==> flow/design.v <==
`timescale 1ns/1ps
module updateNeuron
(
	input						clk				,
	input						rst_n			,
	input						i_run			,
	input						i_init			,
	input						i_s_lern		,
	input						i_s_infr		,
	input signed 	[24:0]  	exc_current		,
	input signed 	[24:0]  	inh_current		,
	output 						o_s_init		,
	output						o_spike			,
	output						o_valid			,
	output			[4:0]		o_neuron_idx	,
	output			[49:0]		d_c				,
	output			[4:0]		addr_c			,
	output						ce_c			,
	output						we_c			,
	input			[49:0]		q_c				,
	output			[54:0]		d_m				,
	output			[4:0]		addr_m			,
	output						ce_m			,
	output						we_m			,
	input			[54:0]		q_m
);
wire 					s_idle					;
wire 					s_init					;
wire 					s_read					;
wire 					s_calc					;
wire 					s_wrte					;
wire 					s_done					;
reg 			[3:0] 	fsm						;
reg 			[2:0] 	c_state					;
reg 			[2:0] 	n_state					;
reg 			[4:0] 	neuron_idx				;
reg signed 		[24:0] 	exc_cur_buf				;
reg signed 		[24:0] 	inh_cur_buf				;
wire signed 	[24:0] 	c_ge					;
wire signed 	[24:0] 	c_gi					;
wire signed 	[24:0] 	c_vm					;
wire signed 	[24:0] 	c_vt					;
wire 					c_ref_check				;
wire 			[3:0] 	c_ref_count				;
wire signed 	[24:0] 	e_rest = 25'd5242880	;		 
wire signed 	[24:0] 	e_exc = 25'd6881280		;		 
wire signed 	[24:0] 	e_inh = 25'd3604480		;		 
wire signed 	[24:0] 	thresh_add  = 25'd11240	;	 
wire signed 	[24:0] 	inh_max = 25'd655360	;		 
reg signed 		[24:0] 	mult_1_in_1				;
reg signed 		[17:0] 	mult_1_in_2				;
reg signed 		[24:0] 	mult_2_in_1				;
reg signed 		[17:0] 	mult_2_in_2				;
reg signed 		[24:0] 	add_max					;	
reg signed 		[42:0] 	mult_1_out				;
reg signed 		[42:0] 	mult_2_out				;
reg signed 		[24:0] 	n_ge					;
reg signed 		[24:0] 	n_gi					;
reg signed 		[24:0] 	n_vm					;
reg signed 		[24:0] 	n_vt					;
reg 					n_ref_check				;
reg 			[3:0] 	n_ref_count				;
reg 					fire					;
localparam S_IDLE = 3'b000;
localparam S_READ = 3'b001;
localparam S_CALC = 3'b010;
localparam S_WRTE = 3'b011;
localparam S_INIT = 3'b111;
localparam S_DONE = 3'b100;
always @(posedge clk or negedge rst_n) begin
	if(!rst_n) begin
		exc_cur_buf <= 25'd0;
		inh_cur_buf <= 25'd0;
	end else if(i_run) begin
		exc_cur_buf <= exc_current;
		inh_cur_buf <= inh_current;
	end
end
always @(*) begin
	n_state = c_state;
	case(c_state)
		S_IDLE: begin
			if(i_run)
				n_state = S_READ;
			if(i_init)
				n_state = S_INIT;
		end 
		S_INIT:
			if(neuron_idx == 5'd17) 
				n_state = S_IDLE;
		S_READ:
			n_state = S_CALC;
		S_CALC:
			if(fsm == 4'd9)
				n_state = S_WRTE;
		S_WRTE:
			n_state = S_DONE;
		S_DONE:
			n_state = S_IDLE;
	endcase
end
always @(posedge clk or negedge rst_n) begin
	if(!rst_n) begin
		c_state <= S_IDLE;
	end else begin
		c_state <= n_state;
	end
end
assign s_idle = (c_state == S_IDLE);
assign s_init = (c_state == S_INIT);
assign s_read = (c_state == S_READ);
assign s_calc = (c_state == S_CALC);
assign s_wrte = (c_state == S_WRTE);
assign s_done = (c_state == S_DONE);
always @(posedge clk or negedge rst_n) begin
	if(!rst_n) begin
		fsm <= 4'd0;
	end else begin
		if(s_calc) begin
			fsm <= fsm + 4'd1;
		end else begin
			fsm <= 4'd0;
		end
	end
end
always @(posedge clk or negedge rst_n) begin
	if(!rst_n) begin
		neuron_idx <= 5'd0;
	end else begin
		if(s_done || s_init) begin
			if(neuron_idx == 5'd17) begin
				neuron_idx <= 5'd0;
			end else begin
				neuron_idx <= neuron_idx + 5'd1;
			end
		end else begin
			neuron_idx <= neuron_idx;
		end
	end
end
reg signed [24:0] add2_1_in_1;
reg signed [24:0] add2_1_in_2;
reg signed [24:0] add2_2_in_1;
reg signed [24:0] add2_2_in_2;
reg signed [24:0] add3_1_in_1;
reg signed [24:0] add3_1_in_2;
reg signed [24:0] add3_1_in_3;
reg signed [24:0] add3_2_in_1;
reg signed [24:0] add3_2_in_2;
reg signed [24:0] add3_2_in_3;
(* dont_touch = "true" *) wire signed [24:0] add2_1_out;
(* dont_touch = "true" *) wire signed [24:0] add2_2_out;
(* dont_touch = "true" *) wire signed [24:0] add3_1_out;
(* dont_touch = "true" *) wire signed [24:0] add3_2_out;
always @(posedge clk or negedge rst_n) begin
	if(!rst_n) begin
		add2_1_in_1 <= 25'd0;
		add2_1_in_2 <= 25'd0;
		add2_2_in_1 <= 25'd0;
		add2_2_in_2 <= 25'd0;
		add3_1_in_1 <= 25'd0;
		add3_1_in_2 <= 25'd0;
		add3_1_in_3 <= 25'd0;
		add3_2_in_1 <= 25'd0;
		add3_2_in_2 <= 25'd0;
		add3_2_in_3 <= 25'd0;
	end else begin
		case (fsm)
			4'd0: begin
				add2_1_in_1 <= 25'd0;
				add2_1_in_2 <= 25'd0;
				add2_2_in_1 <= 25'd0;
				add2_2_in_2 <= 25'd0;
				add3_1_in_1 <= 25'd0;
				add3_1_in_2 <= 25'd0;
				add3_1_in_3 <= 25'd0;
				add3_2_in_1 <= 25'd0;
				add3_2_in_2 <= 25'd0;
				add3_2_in_3 <= 25'd0;
			end
			4'd1: begin
				add2_1_in_1 <= 25'd0;		
				add2_1_in_2 <= 25'd0;
				add2_2_in_1 <= 25'd0;		
				add2_2_in_2 <= 25'd0;
				add3_1_in_1 <= 25'd0;
				add3_1_in_2 <= 25'd0;
				add3_1_in_3 <= 25'd0;
				add3_2_in_1 <= c_ref_check ? 25'd0 : c_gi;
				add3_2_in_2 <= c_ref_check ? 25'd0 : inh_cur_buf;
				add3_2_in_3 <= c_ref_check ? 25'd0 : -(c_gi >>> 4);
			end
			4'd2: begin
				if(!c_ref_check) begin
					add2_1_in_1 <= e_exc;		 
					add2_1_in_2 <= -c_vm;
					add2_2_in_1 <= e_inh;		 
					add2_2_in_2 <= -c_vm;
					add3_1_in_1 <= c_ge;
					add3_1_in_2 <= exc_cur_buf;
					add3_1_in_3 <= -(c_ge >>> 3);
					add3_2_in_1 <= add3_2_in_1;
					add3_2_in_2 <= add3_2_in_2;
					add3_2_in_3 <= add3_2_in_3;
				end else begin
					add2_1_in_1 <= 25'd0;		 
					add2_1_in_2 <= 25'd0;
					add2_2_in_1 <= 25'd0;		 
					add2_2_in_2 <= 25'd0;
					add3_1_in_1 <= 25'd0;
					add3_1_in_2 <= 25'd0;
					add3_1_in_3 <= 25'd0;
					add3_2_in_1 <= 25'd0;
					add3_2_in_2 <= 25'd0;
					add3_2_in_3 <= 25'd0;
				end
			end
			4'd3: begin
				add2_1_in_1 <= add2_1_in_1;		
				add2_1_in_2 <= add2_1_in_2;
				add2_2_in_1 <= add2_2_in_1;		
				add2_2_in_2 <= add2_2_in_2;
				add3_1_in_1 <= add3_1_in_1;
				add3_1_in_2 <= add3_1_in_2;
				add3_1_in_3 <= add3_1_in_3;
				add3_2_in_1 <= add3_2_in_1;
				add3_2_in_2 <= add3_2_in_2;
				add3_2_in_3 <= add3_2_in_3;
			end
			4'd4: begin
				if(!c_ref_check) begin
					add2_1_in_1 <= e_rest;		 
					add2_1_in_2 <= -c_vm;
					add2_2_in_1 <= add2_2_in_1;		
					add2_2_in_2 <= add2_2_in_2;
					add3_1_in_1 <= add3_1_in_1;
					add3_1_in_2 <= add3_1_in_2;
					add3_1_in_3 <= add3_1_in_3;
					add3_2_in_1 <= add3_2_in_1;
					add3_2_in_2 <= add3_2_in_2;
					add3_2_in_3 <= add3_2_in_3;
				end else begin
					add2_1_in_1 <= 25'd0;		
					add2_1_in_2 <= 25'd0;
					add2_2_in_1 <= add2_2_in_1;		
					add2_2_in_2 <= add2_2_in_2;
					add3_1_in_1 <= add3_1_in_1;
					add3_1_in_2 <= add3_1_in_2;
					add3_1_in_3 <= add3_1_in_3;
					add3_2_in_1 <= add3_2_in_1;
					add3_2_in_2 <= add3_2_in_2;
					add3_2_in_3 <= add3_2_in_3;
				end
			end
			4'd5: begin
				add2_1_in_1 <= i_s_lern ? e_rest : 25'd0;		 
				add2_1_in_2 <= i_s_lern ? -c_vt : 25'd0;
				add2_2_in_1 <= add2_2_in_1;		
				add2_2_in_2 <= add2_2_in_2;
				add3_1_in_1 <= mult_1_out >>> 10;
				add3_1_in_2 <= mult_2_out >>> 10;
				add3_1_in_3 <= add2_1_out >>> 1;
				add3_2_in_1 <= add3_2_in_1;
				add3_2_in_2 <= add3_2_in_2;
				add3_2_in_3 <= add3_2_in_3;
			end
			4'd6: begin
				if(!c_ref_check) begin
					add2_1_in_1 <= c_vm;
					add2_1_in_2 <= add3_1_out >>> 7;
					add2_2_in_1 <= c_vt;
					add2_2_in_2 <= add2_1_out >>> 17;
					add3_1_in_1 <= add3_1_in_1;
					add3_1_in_2 <= add3_1_in_2;
					add3_1_in_3 <= add3_1_in_3;
					add3_2_in_1 <= add3_2_in_1;
					add3_2_in_2 <= add3_2_in_2;
					add3_2_in_3 <= add3_2_in_3;
				end else begin
					add2_1_in_1 <= c_vm;
					add2_1_in_2 <= 25'd0;
					add2_2_in_1 <= c_vt;
					add2_2_in_2 <= add2_1_out >>> 17;
					add3_1_in_1 <= add3_1_in_1;
					add3_1_in_2 <= add3_1_in_2;
					add3_1_in_3 <= add3_1_in_3;
					add3_2_in_1 <= add3_2_in_1;
					add3_2_in_2 <= add3_2_in_2;
					add3_2_in_3 <= add3_2_in_3;
				end
			end
			4'd7: begin
				add2_1_in_1 <= add2_1_in_1;
				add2_1_in_2 <= add2_1_in_2;
				add2_2_in_1 <= add2_2_in_1;
				add2_2_in_2 <= add2_2_in_2;
				add3_1_in_1 <= add3_1_in_1;
				add3_1_in_2 <= add3_1_in_2;
				add3_1_in_3 <= add3_1_in_3;
				add3_2_in_1 <= add3_2_in_1;
				add3_2_in_2 <= add3_2_in_2;
				add3_2_in_3 <= add3_2_in_3;
			end
			4'd8: begin
				if(fire) begin
					add2_1_in_1 <= i_s_infr ? 25'd0 : thresh_add;		 
					add2_1_in_2 <= n_vt;
					add2_2_in_1 <= add2_2_in_1;		
					add2_2_in_2 <= add2_2_in_2;
					add3_1_in_1 <= add3_1_in_1;
					add3_1_in_2 <= add3_1_in_2;
					add3_1_in_3 <= add3_1_in_3;
					add3_2_in_1 <= add3_2_in_1;
					add3_2_in_2 <= add3_2_in_2;
					add3_2_in_3 <= add3_2_in_3;
				end else begin
					add2_1_in_1 <= add2_1_in_1;		
					add2_1_in_2 <= add2_1_in_2;
					add2_2_in_1 <= add2_2_in_1;		
					add2_2_in_2 <= add2_2_in_2;
					add3_1_in_1 <= add3_1_in_1;
					add3_1_in_2 <= add3_1_in_2;
					add3_1_in_3 <= add3_1_in_3;
					add3_2_in_1 <= add3_2_in_1;
					add3_2_in_2 <= add3_2_in_2;
					add3_2_in_3 <= add3_2_in_3;
				end
			end
			default: begin
				add2_1_in_1 <= add2_1_in_1;
				add2_1_in_2 <= add2_1_in_2;
				add2_2_in_1 <= add2_2_in_1;
				add2_2_in_2 <= add2_2_in_2;
				add3_1_in_1 <= add3_1_in_1;
				add3_1_in_2 <= add3_1_in_2;
				add3_1_in_3 <= add3_1_in_3;
				add3_2_in_1 <= add3_2_in_1;
				add3_2_in_2 <= add3_2_in_2;
				add3_2_in_3 <= add3_2_in_3;
			end
		endcase
	end
end
assign add2_1_out = add2_1_in_1 + add2_1_in_2;
assign add2_2_out = add2_2_in_1 + add2_2_in_2;
assign add3_1_out = add3_1_in_1 + add3_1_in_2 + add3_1_in_3;
assign add3_2_out = add3_2_in_1 + add3_2_in_2 + add3_2_in_3;
always @(posedge clk or negedge rst_n) begin
	if(!rst_n) begin
		add_max <= 25'd0;
	end else begin
		if(fsm == 4'd2) begin
			add_max <= (inh_max < add3_2_out) ? inh_max : add3_2_out;
		end else if(fsm == 4'd8) begin
			add_max <= 25'd0;
		end else begin
			add_max <= add_max;
		end
	end
end
always @(posedge clk) begin
	mult_1_out <= mult_1_in_1 * mult_1_in_2;
	mult_2_out <= mult_2_in_1 * mult_2_in_2;
end
always @(posedge clk or negedge rst_n) begin
	if(!rst_n) begin
		mult_1_in_1 <= 25'd0;  
		mult_1_in_2 <= 18'd0; 
		mult_2_in_1 <= 25'd0; 
		mult_2_in_2 <= 18'd0; 
	end else begin
		if(fsm == 4'd3) begin
			mult_1_in_1 <= add3_1_out;  
			mult_1_in_2 <= add2_1_out >>> 7; 
			mult_2_in_1 <= add_max; 
			mult_2_in_2 <= add2_2_out >>> 7; 
		end else begin
			mult_1_in_1 <= 25'd0;  
			mult_1_in_2 <= 18'd0; 
			mult_2_in_1 <= 25'd0; 
			mult_2_in_2 <= 18'd0; 
		end
	end
end
always @(posedge clk or negedge rst_n) begin
	if(!rst_n) begin
		n_ge <= 25'd0;
		n_gi <= 25'd0;
		n_vm <= 25'd0;
		n_vt <= 25'd0;
		fire <= 1'd0;
		n_ref_check <= 1'b0;
		n_ref_count <= 4'd0;
	end else begin 
		case (fsm)
			4'd3: begin
				n_ge <= add3_1_out;
				n_gi <= add_max;
				fire <= 1'b0;
			end
			4'd5: begin
				if(c_ref_check) begin
					n_ref_count <= c_ref_count + 4'd1;
				end else begin
					n_ref_count <= c_ref_count;
				end
				n_ref_check <= c_ref_check;
			end
			4'd7: begin
				n_vm <= add2_1_out;
				n_vt <= add2_2_out;
				if(add2_1_out > add2_2_out) begin
					fire <= 1'b1;
					n_ref_check <= 1'b1;
					n_ge <= 25'd0;
					n_gi <= 25'd0;
				end
			end
			4'd9: begin
				if(fire) begin
					n_vm <= e_rest;		 
					n_vt <= add2_1_out;
				end
				if(n_ref_count == 4'd11) begin
					n_ref_check <= 1'b0;
					n_ref_count <= 4'd0;
				end
			end
		endcase
	end
end
assign ce_c 		= 		s_init || s_read || s_wrte;
assign we_c 		= 		s_init || s_wrte; 
assign ce_m 		= 		s_init || s_read || s_wrte;
assign we_m 		= 		s_init || s_wrte;
assign addr_c 		= 		neuron_idx;
assign addr_m 		= 		neuron_idx;
assign d_c 			= 		s_init ? 50'd0 : {n_ge, n_gi};
assign d_m 			= 		s_init ? {1'b0, 4'd0, e_rest, 25'd5406720} : {n_ref_check, n_ref_count, n_vm, n_vt};
assign c_ge 		= 		q_c[49:25];
assign c_gi 		= 		q_c[24:0];
assign c_vm 		= 		q_m[49:25];
assign c_vt 		= 		q_m[24:0];
assign c_ref_check 	= 		q_m[54];
assign c_ref_count 	= 		q_m[53:50];
assign o_s_init 	=	 	s_init;
assign o_spike 		= 		fire;
assign o_valid 		= 		s_done;
assign o_neuron_idx = 		neuron_idx;
endmodule
# Step by step through the tools: updateNeuron
# What the tools print for updateNeuron, step after step.
# Line numbers count from 1 in the design file above.
# Operators carry their Yosys type and port widths (W data, S select, Z words).
# Library cell names are shortened.
# Not given: n/a
[setup]
top = "updateNeuron"
clk_port = "clk"
cell_library = "sky130hd"
pvt_corner = "tt_025C_1v80"

# Elaborated design
# Yosys after proc, flatten, opt, wreduce and memory -nomap, before mapping. Memory bits, and registers merged into a memory's read port (data or address), are not among the register bits. Print and check cells are not counted. Equal cells are merged and count once.
[classes]
add_sub_neg = 13
mul = 2
n_cmp = 2
equal = 24
muxes = 57
n_reduce_logical = 25
[op_table]
columns = ["operator", "count"]
rows = [
  ["$mul A25 B18 Y35", 2],
  ["$pmux W25 S3", 8],
  ["$mux W25", 20],
  ["$pmux W25 S2", 4],
  ["$add A25 B25 Y25", 6],
  ["$pmux W25 S6", 1],
  ["$pmux W25 S5", 1],
  ["$mux W23", 3],
  ["$mux W55", 1],
  ["$neg A25 Y25", 2],
  ["$mux W50", 1],
  ["$mux W18", 2],
  ["$lt A21 B25 Y1 const A", 1],
  ["$neg A21 Y25", 1],
  ["$neg A22 Y25", 1],
  ["$gt A25 B25 Y1", 1],
  ["$mux W22", 1],
  ["$pmux W3 S6", 1],
  ["$eq A4 B3 Y1 const B", 4],
  ["$ne A2 B2 Y1 const B", 7],
  ["$mux W14", 1],
  ["$reduce_bool A3 Y1", 4],
  ["$eq A4 B4 Y1 const B", 3],
  ["$reduce_bool A6 Y1", 2],
  ["$mux W4", 3],
  ["$mux W3", 4],
  ["$reduce_and A2 Y1", 5],
  ["$reduce_bool A2 Y1", 4],
]
# Not listed: further kinds 20, cells in them 29.
[bits]
reg_bits = 599
in_bits = 161
elab_cells = 152

# Longest topological paths
# Yosys ltp: most cells in a row. Word level: on the elaborated netlist, between registers, memories and ports. Mapped: between sequential cells and ports; inverters and the memories' decode and read muxes count.
[depth]
ltp_word = 5
abc_area = 0
mapped_depth = 25
depth_no_buf = 24

# Mapped cells and area
# Yosys stat after the flow's synthesis: flattened, memories mapped to cells. It holds for the ABC_AREA given above (unset counts as 0); a run with the other value may have another netlist.
# The area totals of this step are shown rounded.
[types]
columns = ["cell_type", "count"]
rows = [
  ["fa_1", 782],
  ["dfrtp_1", 530],
  ["ha_1", 317],
  ["inv_1", 989],
  ["and2_1", 381],
  ["nand2_1", 597],
  ["xnor2_1", 148],
  ["a22o_1", 120],
  ["dfxtp_1", 50],
  ["clkbuf_1", 248],
  ["xor2_1", 96],
  ["a21o_1", 111],
  ["nor2_1", 218],
  ["o21ai_0", 160],
  ["nor2b_1", 121],
  ["a222oi_1", 69],
  ["a21oi_1", 118],
  ["mux2_2", 50],
]
# Not listed: further types 71, cells in them 594.
[synth_totals]
stdcells = 5699
synth_area_um2 = 55600
seqArea_um2 = 14300
ff_cells = 581
buf_cells = 273

# Timing after synthesis
# Source: OpenSTA report_checks on the synthesized netlist (no wires, ideal clock, input and output delay 20% of the period each), path of least setup slack; recovery checks are left aside. Register names are those of the netlist, which keeps one name where synthesis merged equal registers.
[synth_path]
path_kind = "register -> register"
from = "register mult_1_in_2[9]"
to = "register mult_1_out[33]"
period_ps = 7200
setup_ps = 95
launch_ps = 0
t_arrival_ps = 6090
t_required_ps = 7105
slack_ps = 1014
delay_ps = 6185
stages = 25
synth_period_reached_ps = 6186
# "delay_ps" is the arrival time less input delay plus setup time.
# "stages" counts driving pins, that of a launching flip-flop among them; a cell with two outputs on the path counts twice.
# "synth_period_reached_ps" = period - worst setup slack (recovery checks aside). The figure is calculated, with input and output delays left at 20% of the set period.
# The rows between start and end are the longest chain of elaborated cells between them; the timing report does not say that the signal goes this way. Where chains are equally long, one stands for them.
# Each line given opens the expression or statement behind the cell; cells for indexed reads and writes are added by Yosys, which also makes memories of some case tables.
# At most two assigning lines are given for a register; there are more.
[synth_via]
cell_sequence = "dfrtp_1 -> clkbuf_1 -> clkbuf_1 -> nand2_1 -> fa_1 -> inv_1 -> fa_1 -> inv_1 -> fa_1 -> inv_1 -> fa_1 -> fa_1 -> inv_1 -> fa_1 -> inv_1 -> ha_1 -> and4_1 -> nand2_1 -> a211oi_1 -> o31a_1 -> a41oi_1 -> nand2b_1 -> a211oi_1 -> o21ai_1 -> a221oi_1"
elab_chain_len = 1
[synth_lines]
columns = ["item", "line", "source"]
rows = [
  ["from (decl)", 51, "reg signed [17:0] mult_1_in_2 ;"],
  ["from (assign)", 368, "mult_1_in_2 <= 18'd0;"],
  ["from (assign)", 374, "mult_1_in_2 <= add2_1_out >>> 7;"],
  ["$mul A25 B18 Y35", 362, "mult_1_out <= mult_1_in_1 * mult_1_in_2;"],
  ["to (assign)", 362, ""],
]

# Timing after layout
# Path of least setup slack in the final report of run 1 (OpenROAD, finished layout, wires in). Where an end is a register, its clock arrival counts in the times.
# The path's times are printed in steps of 10 ps; the period is the one set.
[layout_path]
path_kind = "register -> register"
from = "register mult_2_in_2[9]"
to = "register mult_2_out[32]"
period_ps = 4620
setup_ps = 50
launch_ps = 730
t_arrival_ps = 6640
t_required_ps = 5240
slack_ps = -1400
stages = 23
# The rows between start and end are the longest chain of elaborated cells between them; the timing report does not say that the signal goes this way. Where chains are equally long, one stands for them.
# At most two assigning lines are given for a register; there are more.
[layout_via]
cell_sequence = "dfrtp_1 -> buf_12 -> nand2_1 -> fa_1 -> inv_1 -> fa_1 -> fa_1 -> fa_1 -> fa_1 -> inv_1 -> fa_1 -> inv_2 -> ha_4 -> a21o_1 -> a21o_1 -> a21oi_2 -> o211ai_1 -> o211ai_1 -> nand2_2 -> buf_6 -> a21o_1 -> a21oi_2 -> xnor2_1"
elab_chain_len = 1
[layout_lines]
columns = ["item", "line", "source"]
rows = [
  ["from (decl)", 53, "reg signed [17:0] mult_2_in_2 ;"],
  ["from (assign)", 370, "mult_2_in_2 <= 18'd0;"],
  ["from (assign)", 376, "mult_2_in_2 <= add2_2_out >>> 7;"],
  ["$mul A25 B18 Y35", 363, "mult_2_out <= mult_2_in_1 * mult_2_in_2;"],
  ["to (assign)", 363, ""],
]

# Module updateNeuron, platform sky130hd: 4 stored runs of the flow (Yosys, OpenROAD) with differing settings, in no particular order. Input and output delays are each 20% of the period that was set; the output load is 0.01 pF.
# "period_reached_ps" = clock period - worst setup slack. The figure is calculated, with input and output delays left at 20% of the set period.
# "worstPathTime_ps" = time allowed to the worst setup path (clock period - input delay - output delay, where it has them) - its slack; a late launch clock adds to it, a late capture clock takes from it.
# "power.total_mw": no workload was simulated; the value follows from the tool's default switching activity.
# "worstPathTime_ps" is given in steps of 10 ps.
# The results are shown rounded.

[[run]]
name = "run 1"
[run.settings]
CTS_CLUSTER_DIAMETER = 167
CTS_CLUSTER_SIZE = 48
HOLD_SLACK_MARGIN = 0.27
MAX_ROUTING_LAYER = "met4"
MIN_ROUTING_LAYER = "met2"
SETUP_SLACK_MARGIN = 0.09
SLEW_MARGIN = 40
period_ns = 4.62
CAP_MARGIN = 20
CORE_MARGIN = 2
CORE_UTILIZATION = 40
[run.results]
period_reached_ps = 6024
tns_setup_ps = -59300
ws_setup_ps = -1400
synthArea_um2 = 55600
die_um2 = 142000
power.total_mw = 17.8
worstPathTime_ps = 6020
critical_path_kind = "register -> register"
layout_utilization_pct = 49.6

[[run]]
name = "run 2"
[run.settings]
ABC_AREA = 0
CELL_PAD_IN_SITES_DETAIL_PLACEMENT = 0
CORE_ASPECT_RATIO = 0.82
CORE_MARGIN = 3
CORE_UTILIZATION = 72
GPL_ROUTABILITY_DRIVEN = 0
MAX_ROUTING_LAYER = "met4"
PLACE_DENSITY = 0.55
SLEW_MARGIN = 15
period_ns = 6.19
CAP_MARGIN = 20
[run.results]
tns_setup_ps = 0
layout_utilization_pct = 84.4
synthArea_um2 = 55600
worstPathTime_ps = 6130
critical_path_kind = "register -> register"
period_reached_ps = 6130
ws_setup_ps = 60
die_um2 = 80700
power.total_mw = 13.2

[[run]]
name = "run 3"
[run.settings]
SETUP_SLACK_MARGIN = -0.4
period_ns = 6.89
CAP_MARGIN = 20
CORE_MARGIN = 2
CORE_UTILIZATION = 40
SLEW_MARGIN = 20
[run.results]
tns_setup_ps = -15
die_um2 = 142000
power.total_mw = 12.7
period_reached_ps = 6905
synthArea_um2 = 55600
layout_utilization_pct = 46.3
worstPathTime_ps = 6900
critical_path_kind = "register -> register"
ws_setup_ps = -15

[[run]]
name = "run 4"
[run.settings]
ABC_AREA = 1
CAP_MARGIN = 35
CELL_PAD_IN_SITES_GLOBAL_PLACEMENT = 0
CORE_MARGIN = 4
CORE_UTILIZATION = 47
GPL_ROUTABILITY_DRIVEN = 0
MAX_ROUTING_LAYER = "met4"
MIN_ROUTING_LAYER = "met1"
PLACE_DENSITY_LB_ADDON = 0.25
SETUP_SLACK_MARGIN = 0.15
TNS_END_PERCENT = 95
period_ns = 3.93
SLEW_MARGIN = 20
[run.results]
die_um2 = 134000
worstPathTime_ps = 5410
critical_path_kind = "register -> register"
power.total_mw = 30.5
tns_setup_ps = -65400
layout_utilization_pct = 58.1
ws_setup_ps = -1480
period_reached_ps = 5408
synthArea_um2 = 60200
